==> flow/design.v <==
module p_datapath
	(clk, counter, data_ina, data_inb, data_rdy,key_ina, key_inb, cipher_out);
input clk, data_ina, data_inb;
input [1:0] data_rdy;
input [7:0] counter;
input [63:0] key_ina, key_inb;	
output [127:0] cipher_out;
wire [63:0] Xout_a, Xout_b, Yout_a, Yout_b;
data_share2 share_a(.clk(clk), .data_rdy(data_rdy), .counter(counter[0]), .data_in(data_ina), 
						 .key_in(key_ina), .X_out(Xout_a), .Y_out(Yout_a), .Y_in(Yout_b));				 
data_share2 share_b(.clk(clk), .data_rdy(data_rdy), .counter(counter[0]), .data_in(data_inb), 
						 .key_in(key_inb), .X_out(Xout_b), .Y_out(Yout_b), .Y_in(Yout_a));
wire [127:0] res1, res2;
reg sel1, sel2;
always @(*) begin
	if (134 <= counter) begin
		sel1 <= 1;
		sel2 <= 1;
	end
	else begin		
		sel1 <= 0;
		sel2 <= 0;
	end
end
quick_mux_128 SHARE_A_OUT_MUX_128( .in1({Xout_a, Yout_a}), .in2(128'd0), .out(res1), .sel(sel1) );
quick_mux_128 SHARE_B_OUT_MUX_128( .in1({Xout_b, Yout_b}), .in2(128'd0), .out(res2), .sel(sel2) );
assign cipher_out = res1 ^ res2;
endmodule  
module data_share2(clk, data_rdy, counter, data_in,key_in, X_out, Y_out, Y_in);
input clk, counter, data_in;
input [63:0] key_in;
input [1:0] data_rdy;	
input [63:0] Y_in;
output [63:0] X_out, Y_out;
reg [63:0] X, Y;
wire [63:0] XL1_1, XL2_1, XL8_1;
assign XL1_1 = {X[62:0], X[63]}; 
assign XL2_1 = {X[61:0], X[63:62]}; 
assign XL8_1 = {X[55:0], X[63:56]}; 
wire [63:0] YL1_1, YL8_2;
assign YL1_1 = {Y[62:0], Y[63]}; 
assign YL8_2 = {Y_in[55:0], Y_in[63:56]}; 
wire [63:0] sout1, sout2;
sub1 s1(Y, XL2_1, XL8_1, XL1_1, sout1);
sub1 s2(X, key_in, YL1_1, YL8_2, sout2);
always@(posedge clk)
begin
   if(data_rdy ==1) begin
		{X, Y} <= {data_in, X, Y[63:1]};
	end
	else if(data_rdy ==3) begin			
		if (counter == 1'b0) begin							
			X <= sout1 ;
			Y <= X;
		end
		else begin
			X <= sout2;
		end
	end
end
assign X_out = X;
assign Y_out = Y;
endmodule
module sub1(i1, i2, i3, i4, o1);
input [63:0] i1, i2, i3, i4;
output [63:0] o1;
wire [63:0] andout;
and4 a1(i3[3:0], i4[3:0], andout[3:0]);
and4 a2(i3[7:4], i4[7:4], andout[7:4]);
and4 a3(i3[11:8], i4[11:8], andout[11:8]);
and4 a4(i3[15:12], i4[15:12], andout[15:12]);
and4 a5(i3[19:16], i4[19:16], andout[19:16]);
and4 a6(i3[23:20], i4[23:20], andout[23:20]);
and4 a7(i3[27:24], i4[27:24], andout[27:24]);
and4 a8(i3[31:28], i4[31:28], andout[31:28]);
and4 a9(i3[35:32], i4[35:32], andout[35:32]);
and4 a10(i3[39:36], i4[39:36], andout[39:36]);
and4 a11(i3[43:40], i4[43:40], andout[43:40]);
and4 a12(i3[47:44], i4[47:44], andout[47:44]);
and4 a13(i3[51:48], i4[51:48], andout[51:48]);
and4 a14(i3[55:52], i4[55:52], andout[55:52]);
and4 a15(i3[59:56], i4[59:56], andout[59:56]);
and4 a16(i3[63:60], i4[63:60], andout[63:60]);
assign o1 = i1 ^ i2 ^ andout;
endmodule
module and4(a1, a2, andout);
input [3:0] a1,a2;
output [3:0] andout;
assign andout = a1 & a2;
endmodule
module quick_mux_128(in1, in2, out, sel);
input [127:0] in1,in2;
input sel;
output [127:0] out;
assign out = sel?(in1):in2;
endmodule	
`timescale 1ns / 1ps
module p_keysch10(clk, counter, data_in, data_rdy, key_out);
input clk, data_in;
input [1:0] data_rdy;
input [7:0] counter;
output [63:0] key_out;
reg [63:0] KX, KY;
localparam [0:67] Z = 68'b10101111011100000011010010011000101000010001111110010110110011101011;
localparam [63:0] c = 64'hfffffffffffffffc;
always@(posedge clk)
begin
	if(data_rdy == 2) begin
		{KX, KY} <= {data_in, KX, KY[63:1]};
	end
	else if(data_rdy == 3) begin
		if(counter[0] == 1'b1) begin
			KX <= c ^ Z[counter[7:1]] ^ KY ^ {KX[2:0],KX[63:3]} ^ {KX[3:0],KX[63:4]};
			KY <= KX;
		end
	end
end
assign key_out = KY ;
endmodule
`timescale 1ns / 1ps
module p_keysch11(clk, counter, data_in, data_rdy, key_out);
input clk, data_in;
input [1:0] data_rdy;
input [7:0] counter;
output [63:0] key_out;
reg [63:0] KX, KY;
always@(posedge clk)
begin
	if(data_rdy ==2) begin
		{KX, KY} <= {data_in, KX, KY[63:1]};
	end
	else if(data_rdy ==3) begin
		if(counter[0] == 1'b1) begin
			KX <= KY ^ {KX[2:0],KX[63:3]} ^ {KX[3:0],KX[63:4]};
			KY <= KX;
		end
	end
end
assign key_out = KY ;
endmodule
`timescale 1ns / 1ps
module simon2share(clk, data_ina, data_inb, data_rdy, cipher_out, Done);
input clk;
input data_ina, data_inb;
input [1:0] data_rdy;
output [127:0] cipher_out;
output reg Done;
reg [7:0] counter;
wire [63:0] keya, keyb;
always@(posedge clk)
begin
	if(data_rdy==0) begin
		counter <= 0;
	end
	else if(data_rdy ==3) begin			
		counter <= counter + 1;
	end
end
always @(posedge clk) begin
	if(data_rdy == 3 && (counter == 135))
		Done <= 1;			
	else
		Done <= 0;
end
p_datapath mydatapath(.clk(clk), .counter(counter), 
							 .data_ina(data_ina), .data_inb(data_inb),
							 .data_rdy(data_rdy), 
							 .key_ina(keya), .key_inb(keyb), 
							 .cipher_out(cipher_out));
p_keysch10 mykeysch_a(.clk(clk), .counter(counter), 
							 .data_in(data_ina), .data_rdy(data_rdy), .key_out(keya));
p_keysch11 mykeysch_b(.clk(clk), .counter(counter), 
							 .data_in(data_inb), .data_rdy(data_rdy), .key_out(keyb));						 
endmodule
Subject: tool reports on simon2share

Hi,

### Step by step through the tools: simon2share

Each step is given for the RTL above and for the edited RTL.
Lines under "unedited" count in the file above, lines under "edited" in the edited file.
"difference" is "edited" less "unedited", of the values as shown.
Operators carry their Yosys type and port widths (W data, S select, Z words).
Library cell names are shortened.
Not given: n/a

| set-up | value |
|---|---|
| top | simon2share |
| clock port | clk |
| cell library | sky130hd |
| library corner | tt_025C_1v80 |

### The edit

Unified diff, file above to edited file.
The edited RTL no longer does the same as the RTL above: the edit was made by script, with no optimisation intended.

```diff
@@ -127,5 +127,5 @@
 always@(posedge clk)
 begin
-	if(data_rdy ==2) begin
+	if(data_rdy <2) begin
 		{KX, KY} <= {data_in, KX, KY[63:1]};
 	end
```

### After elaboration

Counts by Yosys on the flattened word-level netlist (proc, flatten, opt, wreduce; memories kept). Register bits leave out memories and registers merged into their read ports (data or address). Print and check cells are left out. Cells with the same type and inputs are merged into one.

Operators by class:

| what | unedited | edited | difference |
|---|---|---|---|
| add/sub/neg operators | 2 | 2 | 0 |
| order comparisons | 1 | 2 | +1 |
| eq/ne operators | 5 | 5 | 0 |
| shift operators | 1 | 1 | 0 |
| mux-type cells | 28 | 28 | 0 |
| bitwise operators | 78 | 78 | 0 |
| reductions and logical operators | 7 | 10 | +3 |

Operator list:

| cell | unedited | edited | difference |
|---|---|---|---|
| $reduce_bool A2 Y1 | 3 | 5 | +2 |
| $reduce_and A2 Y1 | 2 | 3 | +1 |
| $lt A2 B2 Y1 const B | 0 | 1 | +1 |

Operator kinds equal on both sides are left out: 16.

Word-level totals:

| what | unedited | edited | difference |
|---|---|---|---|
| register bits | 521 | 521 | 0 |
| output and inout port bits | 129 | 129 | 0 |
| cells after elaboration | 132 | 136 | +4 |

### Depth

Depth = most cells in a row (Yosys ltp): at word level without a register or memory, in the mapped netlist without a sequential cell, where the memories' decode and read muxes count.

Depth:

| what | unedited | edited | difference |
|---|---|---|---|
| depth after elaboration | 8 | 8 | 0 |
| ABC_AREA | 0 | 0 | n/a |
| gate-level depth with buffers | 11 | 12 | +1 |
| depth with buffers taken out | 7 | 7 | 0 |

### Synthesis result

The flow's flattened synthesis, as Yosys stat reports it; memories are mapped. The netlist is that of the ABC_AREA named above (0 if unset); the other value can give another one.

Cells by type:

| cell type | unedited | edited | difference |
|---|---|---|---|
| nand2_1 | 843 | 398 | -445 |
| mux2_2 | 128 | 321 | +193 |
| xnor2_1 | 708 | 773 | +65 |
| o21ai_0 | 199 | 134 | -65 |
| xor2_1 | 196 | 131 | -65 |
| clkbuf_1 | 250 | 216 | -34 |
| buf_2 | 19 | 29 | +10 |
| buf_1 | 9 | 13 | +4 |
| nor2b_1 | 3 | 2 | -1 |
| a311oi_1 | 2 | 1 | -1 |
| and3_1 | 2 | 1 | -1 |
| mux2i_1 | 2 | 3 | +1 |
| a21bo_2 | 1 | 0 | -1 |
| o21bai_1 | 1 | 0 | -1 |
| or3b_1 | 1 | 0 | -1 |
| a311oi_2 | 0 | 1 | +1 |
| and3_2 | 0 | 1 | +1 |
| or3b_4 | 0 | 1 | +1 |

Cell types equal on both sides are left out: 25.

Mapped netlist:

| what | unedited | edited | difference |
|---|---|---|---|
| mapped cells | 3439 | 3100 | -339 |
| synthesis area (um^2) | 32700.1 | 32811.5 | +111.4 |
| sequential area (um^2) | 15554.9 | 15554.9 | 0.0 |
| mapped flip-flops | 521 | 521 | 0 |
| buffers | 279 | 259 | -20 |

The figures by module come from a second, unflattened synthesis with its own total; it is not the netlist above.

Unflattened totals:

| what | unedited | edited | difference |
|---|---|---|---|
| cells (unflattened synthesis) | 2656 | 2655 | -1 |
| area total of the unflattened synthesis (um^2) | 39329.0 | 38926.1 | -402.9 |

Rows give one instance, submodules left out.

By module, unedited:

| module | times used | cells | area (um^2) |
|---|---|---|---|
| data_share2 | 2 | 344 | 6354.8 |
| p_keysch11 | 1 | 337 | 7390.8 |
| p_keysch10 | 1 | 650 | 6692.7 |
| sub1 | 4 | 64 | 1521.5 |
| quick_mux_128 | 2 | 142 | 1619.1 |
| and4 | 64 | 4 | 25.0 |
| p_datapath | 1 | 132 | 1148.6 |
| simon2share | 1 | 53 | 461.7 |

By module, edited:

| module | times used | cells | area (um^2) |
|---|---|---|---|
| data_share2 | 2 | 344 | 6354.8 |
| p_keysch11 | 1 | 336 | 6988.0 |
| p_keysch10 | 1 | 650 | 6692.7 |
| sub1 | 4 | 64 | 1521.5 |
| quick_mux_128 | 2 | 142 | 1619.1 |
| and4 | 64 | 4 | 25.0 |
| p_datapath | 1 | 132 | 1148.6 |
| simon2share | 1 | 53 | 461.7 |

### Timing after synthesis

Path of least setup slack by OpenSTA after synthesis, without wires, with an ideal clock, recovery checks aside; 20% of the period is set as input and as output delay. Where synthesis merged equal registers, the netlist keeps one of their names.

Timing after synthesis:

| what | unedited | edited | difference |
|---|---|---|---|
| path kind | input to register | input to register | n/a |
| start point | in data_rdy[1] | in data_rdy[1] | n/a |
| end point | reg mykeysch_a.KX[0] | reg mykeysch_a.KX[0] | n/a |
| clock period (ns) | 5.0 | 5.0 | 0.0 |
| input delay (ns) | 1.000 | 1.000 | 0.000 |
| arrival (ns) | 19.706 | 10.973 | -8.733 |
| required time (ns) | 3.738 | 4.190 | +0.452 |
| slack (ns) | -15.968 | -6.782 | +9.186 |
| delay of the path (ns) | 19.968 | 10.783 | -9.185 |
| driving pins on the path | 2 | 4 | +2 |
| synthesis period reached (ns) | 20.968 | 11.782 | -9.186 |

"delay of the path" = arrival - input delay + setup time.
"driving pins on the path" counts driving pins, that of a launching flip-flop among them; a cell with two outputs on the path counts twice.
"synthesis period reached" is the clock period less the worst setup slack; recovery checks do not enter. This is arithmetic on one report: input and output delays are still those of the set period (20% each).
Between the ends stands the longest chain of elaborated cells between them, by number of cells; it is not shown to be the way that was timed. Of several equally long chains one is given.
Each line given opens the expression or statement behind the cell; cells for indexed reads and writes are added by Yosys, which also makes memories of some case tables.
unedited: Only ways into the end's enable, where the timed path ends, are counted here.

| between the ends, after synthesis, unedited | value |
|---|---|
| path through | clkbuf_1 a21boi_0 |
| length of the longest elaborated chain | 3 |
| elaborated cells between the ends (all ways) | 5 |
| those cells by class | eq/ne (2); reduce/logical (3) |

Ends and longest elaborated chain, after synthesis, unedited:

| what | line | RTL |
|---|---|---|
| start: declaration | 145 | `input [1:0] data_rdy;` |
| $eq A2 B2 Y1 | 111 | `else if(data_rdy == 3) begin` |
| $reduce_bool A2 Y1 | n/a |  |
| $reduce_and A2 Y1 | n/a |  |
| end: assignment | 113 | `KX <= c ^ Z[counter[7:1]] ^ KY ^ {KX[2:0],KX[63:3]} ^ {KX[3:0],KX[63:4]};` |
| end: declaration | 103 | `reg [63:0] KX, KY;` |

edited: Only ways into the end's enable, where the timed path ends, are counted here.

| between the ends, after synthesis, edited | value |
|---|---|
| path through | buf_2 clkbuf_1 clkbuf_1 a21boi_0 |
| length of the longest elaborated chain | 3 |
| elaborated cells between the ends (all ways) | 5 |
| those cells by class | eq/ne (2); reduce/logical (3) |

Ends and longest elaborated chain, after synthesis, edited:

| what | line | RTL |
|---|---|---|
| start: declaration | 145 | `input [1:0] data_rdy;` |
| $eq A2 B2 Y1 | 108 | `if(data_rdy == 2) begin` |
| $reduce_bool A2 Y1 | n/a |  |
| $reduce_and A2 Y1 | n/a |  |
| end: assignment | 113 | `KX <= c ^ Z[counter[7:1]] ^ KY ^ {KX[2:0],KX[63:3]} ^ {KX[3:0],KX[63:4]};` |
| end: declaration | 103 | `reg [63:0] KX, KY;` |

### Timing after layout

From the final timing report of the runs of pair 1: the path of least setup slack in the routed layout; clock arrival at registers is part of the times.

Timing after layout:

| what | unedited | edited | difference |
|---|---|---|---|
| path kind | register to output | register to output | n/a |
| start point | reg counter[0] | reg counter[3] | n/a |
| end point | out cipher_out[20] | out cipher_out[35] | n/a |
| clock period (ns) | 5.0 | 5.0 | 0.0 |
| output delay (ns) | 1.00 | 1.00 | 0.00 |
| arrival (ns) | 3.47 | 3.32 | -0.15 |
| required time (ns) | 4.00 | 4.00 | 0.00 |
| slack (ns) | 0.53 | 0.68 | +0.15 |
| driving pins on the path | 9 | 7 | -2 |

Between the ends stands the longest chain of elaborated cells between them, by number of cells; it is not shown to be the way that was timed. Of several equally long chains one is given.

| between the ends, after layout, unedited | value |
|---|---|
| path through | dfxtp_4 inv_1 ha_1 o21ai_0 nand2_1 nand2_4 buf_12 nor2_1 clkdlybuf4s50_1 |
| length of the longest elaborated chain | 4 |
| elaborated cells between the ends (all ways) | 5 |
| source lines of those cells | 3 |
| those cells by class | compare (1); mux (3); logic (1) |

Ends and longest elaborated chain, after layout, unedited:

| what | line | RTL |
|---|---|---|
| start: declaration | 148 | `reg [7:0] counter;` |
| start: assignment | 153 | `counter <= 0;` |
| start: assignment | 156 | `counter <= counter + 1;` |
| $le A8 B8 Y1 | 16 | `if (134 <= counter) begin` |
| $mux W1 | 16 |  |
| $mux W128 | 95 | `assign out = sel?(in1):in2;` |
| $xor A128 B128 Y128 | 27 | `assign cipher_out = res1 ^ res2;` |
| end: declaration | 146 | `output [127:0] cipher_out;` |

| between the ends, after layout, edited | value |
|---|---|
| path through | dfxtp_1 nor4_1 nand2_1 nand2_4 buf_12 nor2_1 clkdlybuf4s50_1 |
| length of the longest elaborated chain | 4 |
| elaborated cells between the ends (all ways) | 5 |
| source lines of those cells | 3 |
| those cells by class | compare (1); mux (3); logic (1) |

Ends and longest elaborated chain, after layout, edited:

| what | line | RTL |
|---|---|---|
| start: declaration | 148 | `reg [7:0] counter;` |
| start: assignment | 153 | `counter <= 0;` |
| start: assignment | 156 | `counter <= counter + 1;` |
| $le A8 B8 Y1 | 16 | `if (134 <= counter) begin` |
| $mux W1 | 16 |  |
| $mux W128 | 95 | `assign out = sel?(in1):in2;` |
| $xor A128 B128 Y128 | 27 | `assign cipher_out = res1 ^ res2;` |
| end: declaration | 146 | `output [127:0] cipher_out;` |

### Measured runs

Both versions went through the flow (Yosys, OpenROAD) with the same settings in each pair. Constraints: input delay and output delay 20% of the set period each, output load 0.01 pF.

| flow settings, pair 1 | value |
|---|---|
| CORE_UTILIZATION | 40 |
| PLACE_DENSITY | 0.6 |
| period_ns | 5.0 |
| CAP_MARGIN | 20 |
| CORE_MARGIN | 2 |
| SLEW_MARGIN | 20 |

Measured results, pair 1:

| what | unedited | edited | difference |
|---|---|---|---|
| Yosys chip area after synthesis (um^2) | 32700.1 | 32811.5 | +111.4 |
| overall die area (um^2) | 84053.6 | 84335.1 | +281.5 |
| standard-cell area after routing (um^2) | 36645.1 | 36759.0 | +113.9 |
| utilization (%) | 45.4 | 45.1 | -0.3 |
| setup slack of the worst path (ns) | 0.533 | 0.685 | +0.152 |
| setup total negative slack (ns) | 0.000 | 0.000 | 0.000 |
| worst hold slack (ns) | 0.617 | 0.610 | -0.007 |
| total design power (W) | 0.020568 | 0.023311 | +0.002743 |
| clock period reached (ns) | 4.467 | 4.315 | -0.152 |

| flow settings, pair 2 | value |
|---|---|
| CORE_ASPECT_RATIO | 0.53 |
| CORE_UTILIZATION | 38 |
| GPL_TIMING_DRIVEN | 1 |
| MIN_ROUTING_LAYER | met2 |
| PLACE_DENSITY_LB_ADDON | 0.1 |
| SETUP_SLACK_MARGIN | 1.31 |
| period_ns | 4.47 |
| CAP_MARGIN | 20 |
| CORE_MARGIN | 2 |
| SLEW_MARGIN | 20 |

Measured results, pair 2:

| what | unedited | edited | difference |
|---|---|---|---|
| Yosys chip area after synthesis (um^2) | 32700.1 | 32811.5 | +111.4 |
| overall die area (um^2) | 88535.0 | 88832.8 | +297.8 |
| standard-cell area after routing (um^2) | 38005.2 | 38635.8 | +630.6 |
| utilization (%) | 44.5 | 45.2 | +0.7 |
| setup slack of the worst path (ns) | 1.057 | 1.044 | -0.013 |
| setup total negative slack (ns) | 0.000 | 0.000 | 0.000 |
| worst hold slack (ns) | 0.604 | 0.607 | +0.003 |
| total design power (W) | 0.024026 | 0.027171 | +0.003145 |
| clock period reached (ns) | 3.413 | 3.426 | +0.013 |

"clock period reached" means the clock period less the worst setup slack. The figure is calculated, with input and output delays left at 20% of the set period.
By "total design power" is meant OpenSTA's value without simulated activity: inputs other than the clock are taken to toggle once in ten clock periods, and the tool carries that through the logic.

Regards
